==> flow/design.v <==
module HW3_FPMUL_754SP(Clk, Rst, St, FPmplier, FPmcand, Done, Ovf, Unf, FPproduct);
	input Clk, Rst, St;
	input [31:0] FPmplier, FPmcand;
	output reg [31:0] FPproduct;
	output reg Ovf, Unf, Done;
	wire [47:0] mult_out;
	wire [8:0] expo_out;		 
	reg [22:0] F;
	reg [8:0] E, E_biased;
	reg S;
	reg [1:0] state;
	assign mult_out = ({1'b1, FPmplier[22:0]}) * ({1'b1, FPmcand[22:0]});
	assign expo_out = (FPmplier[30:23] - 8'd127) + (FPmcand[30:23] - 8'd127);
	always @ (posedge Clk)	begin
		Done <= 1'b0;
		Ovf <= 1'b0;
		Unf <= 1'b0;
		if(Rst == 1'b1) begin
			state <= 2'b00;
		end
		else
		case(state)
			0: begin
				if(St == 1'b0)
					state <= 2'b00;
				else
					state <= 2'b01;
			end
			1: begin
				state <= 2'b10;
				S <= FPmplier[31] ^ FPmcand[31];
				if(FPmplier == 32'b0 || FPmcand == 32'b0) begin
					E <= 9'b0;
					E_biased <= 9'b0;
					F <= mult_out[45:23];
				end
				else if(mult_out[47] == 1'b1) begin
					E <= expo_out + 9'b1;
					E_biased <= expo_out + 9'd128;
					F <= mult_out[46:24];
				end
				else begin
					E <= expo_out;
					E_biased <= expo_out + 9'd127;
					F <= mult_out[45:23];
				end
			end
			2: begin
				state <= 2'b0;
				Done <= 1'b1;
				if(E_biased > 8'b11111110)
					Ovf <= 1'b1;
				if(E_biased < 8'b00000001)
					Unf <= 1'b1;
				FPproduct <= {S, E_biased[7:0], F};
			end
			default: begin
				if(St == 1'b0)
					state <= 2'b00;
				else
					state <= 2'b01;
			end
		endcase
	end
endmodule
--- tool output ---
---- Step by step through the tools: HW3_FPMUL_754SP ----
Tool output for the design above before and after an edit, in the order of the flow.
Lines under "original" count in the file above, lines under "edited" in the edited file.
"difference" is "edited" less "original", of the values as shown.
Library cell names are shortened.
A cell with - has no value.
design
  top module .............................. HW3_FPMUL_754SP
  clock input ............................. Clk
  cell library ............................ sky130hd
  timing corner ........................... tt_025C_1v80

---- Edit of the RTL ----
The edit as a unified diff against the file above.
A script made this edit. It changes what the design does and was not meant as an optimisation.
begin of diff
@@ -42,5 +42,5 @@
 				else begin
 					E <= expo_out;
-					E_biased <= expo_out + 9'd127;
+					E_biased <= expo_out - 9'd127;
 					F <= mult_out[45:23];
 				end
end of diff

---- Elaborated design ----
Source: Yosys, flattened and elaborated, memories not mapped. Widths are those after wreduce. Registers that Yosys merges into a memory's read port (data or address) are not register bits. Print and check cells do not count. Equal cells are merged and count once.
cells by class
  what                              original  edited  difference
  bitwise logic cells               3         3       0
  eq/ne operators                   2         2       0
  muxes and demuxes                 8         8       0
  reductions and logical operators  6         6       0
  $lt $le $gt $ge                   2         2       0
  shift-type cells                  0         0       0
  div/mod/pow operators             0         0       0
  $add $sub $neg                    5         5       0
  multipliers                       1         1       0
operator list
  operator                                   original  edited  difference
  adder 9 x 7 -> 9 bit with constant B       1         0       -1
  subtractor 9 x 7 -> 9 bit with constant B  0         1       +1
Unchanged operator kinds not shown: 18.
bit counts
  what                             original  edited  difference
  elaborated cells                 35        35      0
  latch bits                       0         0       0
  word width x clocked read ports  0         0       0
  bits in registers                70        70      0
  RAM bits                         0         0       0
  bits of input ports              67        67      0
  memory bits (read-only)          0         0       0
  output and inout bits            35        35      0
  memories                         0         0       0

---- Depth ----
Longest topological path by Yosys (ltp), each cell counted once; first at word level (registers and memories cut), then after technology mapping (sequential cells cut; the memories' decode and read muxes count).
logic depth
  what                          original  edited  difference
  depth in word-level cells     4         4       0
  ABC_AREA                      0         0       -
  mapped depth                  27        30      +3
  depth with buffers taken out  25        26      +1

---- After synthesis ----
Yosys stat after the flow's synthesis: flattened, memories mapped to cells. It holds for the ABC_AREA given above (unset counts as 0); a run with the other value may have another netlist.
synthesis totals
  what                               original  edited   difference
  sequential part of the area (um2)  2072.0    2072.0   0.0
  cell area after synthesis (um2)    21753.4   21600.7  -152.7
  buffers                            103       105      +2
  mapped cells                       2355      2342     -13
  mapped flip-flops                  71        71       0
cell types
  type      original  edited  difference
  nand2_1   296       309     +13
  nand3_1   22        12      -10
  mux2_2    14        4       -10
  xor2_1    12        20      +8
  clkbuf_1  90        95      +5
  nor4_1    24        19      -5
  a31oi_1   9         4       -5
  nor2_1    64        68      +4
  xnor2_1   24        20      -4
  nand4_1   13        17      +4
  a211oi_1  5         1       -4
  nor2b_1   4         8       +4
  o21ai_0   25        22      -3
  o211ai_1  6         3       -3
  o31ai_1   5         2       -3
  a2111o_1  3         0       -3
  o21ai_1   2         5       +3
  inv_1     600       598     -2
Unchanged cell types not shown: 14.
The list need not be complete.

---- Worst setup path after synthesis ----
OpenSTA on the mapped netlist: ideal clock, no wires. The path of least setup slack (recovery checks aside). Input and output delay are each 20% of the period. Register names are those of the netlist, which keeps one name where synthesis merged equal registers.
timing after synthesis
  what                               original                edited                 difference
  kind                               input -> register       input -> register      -
  from                               input port FPmcand[12]  input port FPmcand[3]  -
  to                                 register F[18]          register F[17]         -
  launch time at the first pin (ps)  1720                    1720                   0
  clock period (ps)                  8600                    8600                   0
  library setup time (ps)            260                     262                    +2
  stages on the path                 26                      26                     0
  input delay (ps)                   1720                    1720                   0
  path buffers                       1                       1                      0
  data required time (ps)            8340                    8338                   -2
  data arrival time (ps)             8027                    8234                   +207
  path delay (ps)                    6567                    6776                   +209
  path slack (ps)                    313                     103                    -210
  synthesis period reached (ps)      8287                    8497                   +210
"path delay" = arrival - input delay + setup time.
"stages on the path": output pins that drive a net of the path, with the launching flip-flop's if there is one; two outputs of one cell count as two.
"synthesis period reached" = period - worst setup slack (recovery checks aside). The figure is calculated, with input and output delays left at 20% of the set period.
Between the ends stands the longest chain of elaborated cells between them, by number of cells; it is not shown to be the way that was timed. Of several equally long chains one is given.
Each line given opens the expression or statement behind the cell; cells for indexed reads and writes are added by Yosys, which also makes memories of some case tables.
A register here has more assigning lines than the two given.
on the way, after synthesis, original
  cell sequence ........................... clkbuf_1 > inv_1 > nor2_1 > fa_1 > inv_1 > fa_1 > inv_1 > fa_1 > inv_1 > fa_1 > inv_1 > fa_1 > fa_1 > inv_1 > fa_1 > inv_1 > ha_1 > a21oi_1 > o21ai_0 > and2_1 > o311a_1 > a2111oi_1 > o31ai_1 > a21o_1 > xor2_1 > mux2_2
  length of the longest elaborated chain .. 3
  elaborated cells on any way between the ends .. 5
  RTL lines with such cells ............... 3
  those cells by class .................... mul (1); mux (2); reduce/logical (2)
RTL lines, path after synthesis, original
  what                          RTL line  RTL
  start: declaration            3         input [31:0] FPmplier, FPmcand;
  multiplier 24 x 24 -> 48 bit  12        assign mult_out = ({1'b1, FPmplier[22:0]}) * ({1'b1, FPmcand[22:0]});
  2-to-1 mux 23 bit             37        else if(mult_out[47] == 1'b1) begin
  2-to-1 mux 23 bit             32        if(FPmplier == 32'b0 || FPmcand == 32'b0) begin
  end: assignment               35        F <= mult_out[45:23];
  end: assignment               40        F <= mult_out[46:24];
  end: declaration              8         reg [22:0] F;
on the way, after synthesis, edited
  cell sequence ........................... clkbuf_1 > nand2_1 > fa_1 > inv_1 > fa_1 > inv_1 > fa_1 > inv_1 > fa_1 > inv_1 > fa_1 > inv_1 > fa_1 > inv_1 > fa_1 > inv_1 > ha_1 > nand2_1 > or4_1 > a21o_1 > a31oi_4 > o21ai_2 > a221oi_4 > a311oi_1 > xnor2_1 > mux2_1
  length of the longest elaborated chain .. 3
  elaborated cells on any way between the ends .. 5
  RTL lines with such cells ............... 3
  those cells by class .................... mul (1); mux (2); reduce/logical (2)
RTL lines, path after synthesis, edited
  what                          RTL line  RTL
  start: declaration            3         input [31:0] FPmplier, FPmcand;
  multiplier 24 x 24 -> 48 bit  12        assign mult_out = ({1'b1, FPmplier[22:0]}) * ({1'b1, FPmcand[22:0]});
  2-to-1 mux 23 bit             37        else if(mult_out[47] == 1'b1) begin
  2-to-1 mux 23 bit             32        if(FPmplier == 32'b0 || FPmcand == 32'b0) begin
  end: assignment               35        F <= mult_out[45:23];
  end: assignment               40        F <= mult_out[46:24];
  end: declaration              8         reg [22:0] F;

---- Timing after layout ----
From the final timing report of the runs of set A: the path of least setup slack in the routed layout; clock arrival at registers is part of the times.
The report prints the path's times to 10 ps; the period is as set.
timing after layout
  what                               original                edited                  difference
  kind                               input -> register       input -> register       -
  from                               input port FPmcand[16]  input port FPmcand[20]  -
  to                                 register F[18]          register F[11]          -
  clock period (ps)                  8510                    8510                    0
  stages on the path                 26                      27                      +1
  data required time (ps)            8580                    8580                    0
  path slack (ps)                    160                     110                     -50
  data arrival time (ps)             8420                    8470                    +50
  launch time at the first pin (ps)  1700                    1700                    0
  input delay (ps)                   1700                    1700                    0
  library setup time (ps)            250                     250                     0
  path buffers                       5                       5                       0
Between the ends stands the longest chain of elaborated cells between them, by number of cells; it is not shown to be the way that was timed. Of several equally long chains one is given.
A register here has more assigning lines than the two given.
on the way, after layout, original
  cell sequence ........................... dlygate4sd2_1 > buf_4 > buf_12 > nand2_1 > fa_1 > inv_1 > fa_1 > fa_1 > fa_1 > fa_1 > fa_1 > inv_1 > fa_1 > inv_1 > ha_4 > a21o_1 > a21o_1 > a21oi_2 > o211ai_1 > buf_4 > a2111oi_4 > o31ai_2 > buf_4 > a21o_1 > xor2_1 > mux2_2
  length of the longest elaborated chain .. 3
  elaborated cells on any way between the ends .. 5
  RTL lines with such cells ............... 3
  those cells by class .................... mul (1); mux (2); reduce/logical (2)
RTL lines, path after layout, original
  what                          RTL line  RTL
  start: declaration            3         input [31:0] FPmplier, FPmcand;
  multiplier 24 x 24 -> 48 bit  12        assign mult_out = ({1'b1, FPmplier[22:0]}) * ({1'b1, FPmcand[22:0]});
  2-to-1 mux 23 bit             37        else if(mult_out[47] == 1'b1) begin
  2-to-1 mux 23 bit             32        if(FPmplier == 32'b0 || FPmcand == 32'b0) begin
  end: assignment               35        F <= mult_out[45:23];
  end: assignment               40        F <= mult_out[46:24];
  end: declaration              8         reg [22:0] F;
on the way, after layout, edited
  cell sequence ........................... clkdlybuf4s50_1 > buf_6 > buf_4 > and2_4 > fa_1 > inv_1 > fa_1 > fa_1 > fa_1 > inv_1 > fa_1 > fa_1 > inv_1 > fa_2 > inv_2 > ha_4 > nor2_1 > nor3_2 > nand2_1 > nor3_2 > buf_4 > nor2_1 > mux2_4 > nor3b_4 > or2_4 > buf_12 > mux2_2
  length of the longest elaborated chain .. 3
  elaborated cells on any way between the ends .. 5
  RTL lines with such cells ............... 3
  those cells by class .................... mul (1); mux (2); reduce/logical (2)
RTL lines, path after layout, edited
  what                          RTL line  RTL
  start: declaration            3         input [31:0] FPmplier, FPmcand;
  multiplier 24 x 24 -> 48 bit  12        assign mult_out = ({1'b1, FPmplier[22:0]}) * ({1'b1, FPmcand[22:0]});
  2-to-1 mux 23 bit             37        else if(mult_out[47] == 1'b1) begin
  2-to-1 mux 23 bit             32        if(FPmplier == 32'b0 || FPmcand == 32'b0) begin
  end: assignment               35        F <= mult_out[45:23];
  end: assignment               40        F <= mult_out[46:24];
  end: declaration              8         reg [22:0] F;

---- Flow runs ----
Both versions went through the flow (Yosys, OpenROAD) with the same settings in each pair. Constraints: input delay and output delay 20% of the set period each, output load 0.01 pF.
flow settings, set A
  period_ns ............................... 8.51
  CAP_MARGIN .............................. 20
  CORE_MARGIN ............................. 2
  CORE_UTILIZATION ........................ 40
  SLEW_MARGIN ............................. 20
results, set A
  what                                 original  edited   difference
  post-route worst hold slack (ps)     416       416      0
  std-cell area (final layout) (um2)   27491.4   27527.7  +36.3
  setup total negative slack (ps)      0         0        0
  chip area in the Yosys report (um2)  21753.4   21600.7  -152.7
  utilization after routing (%)        51.1      51.4     +0.3
  achieved period (ps)                 8353      8402     +49
  setup slack of the worst path (ps)   157       108      -49
  die size (um2)                       56263.8   55875.5  -388.3
"achieved period" is the run's clock period less its worst setup slack. It is reckoned from that one timing run; input and output delays stay at 20% of the period that was set.
--- end ---
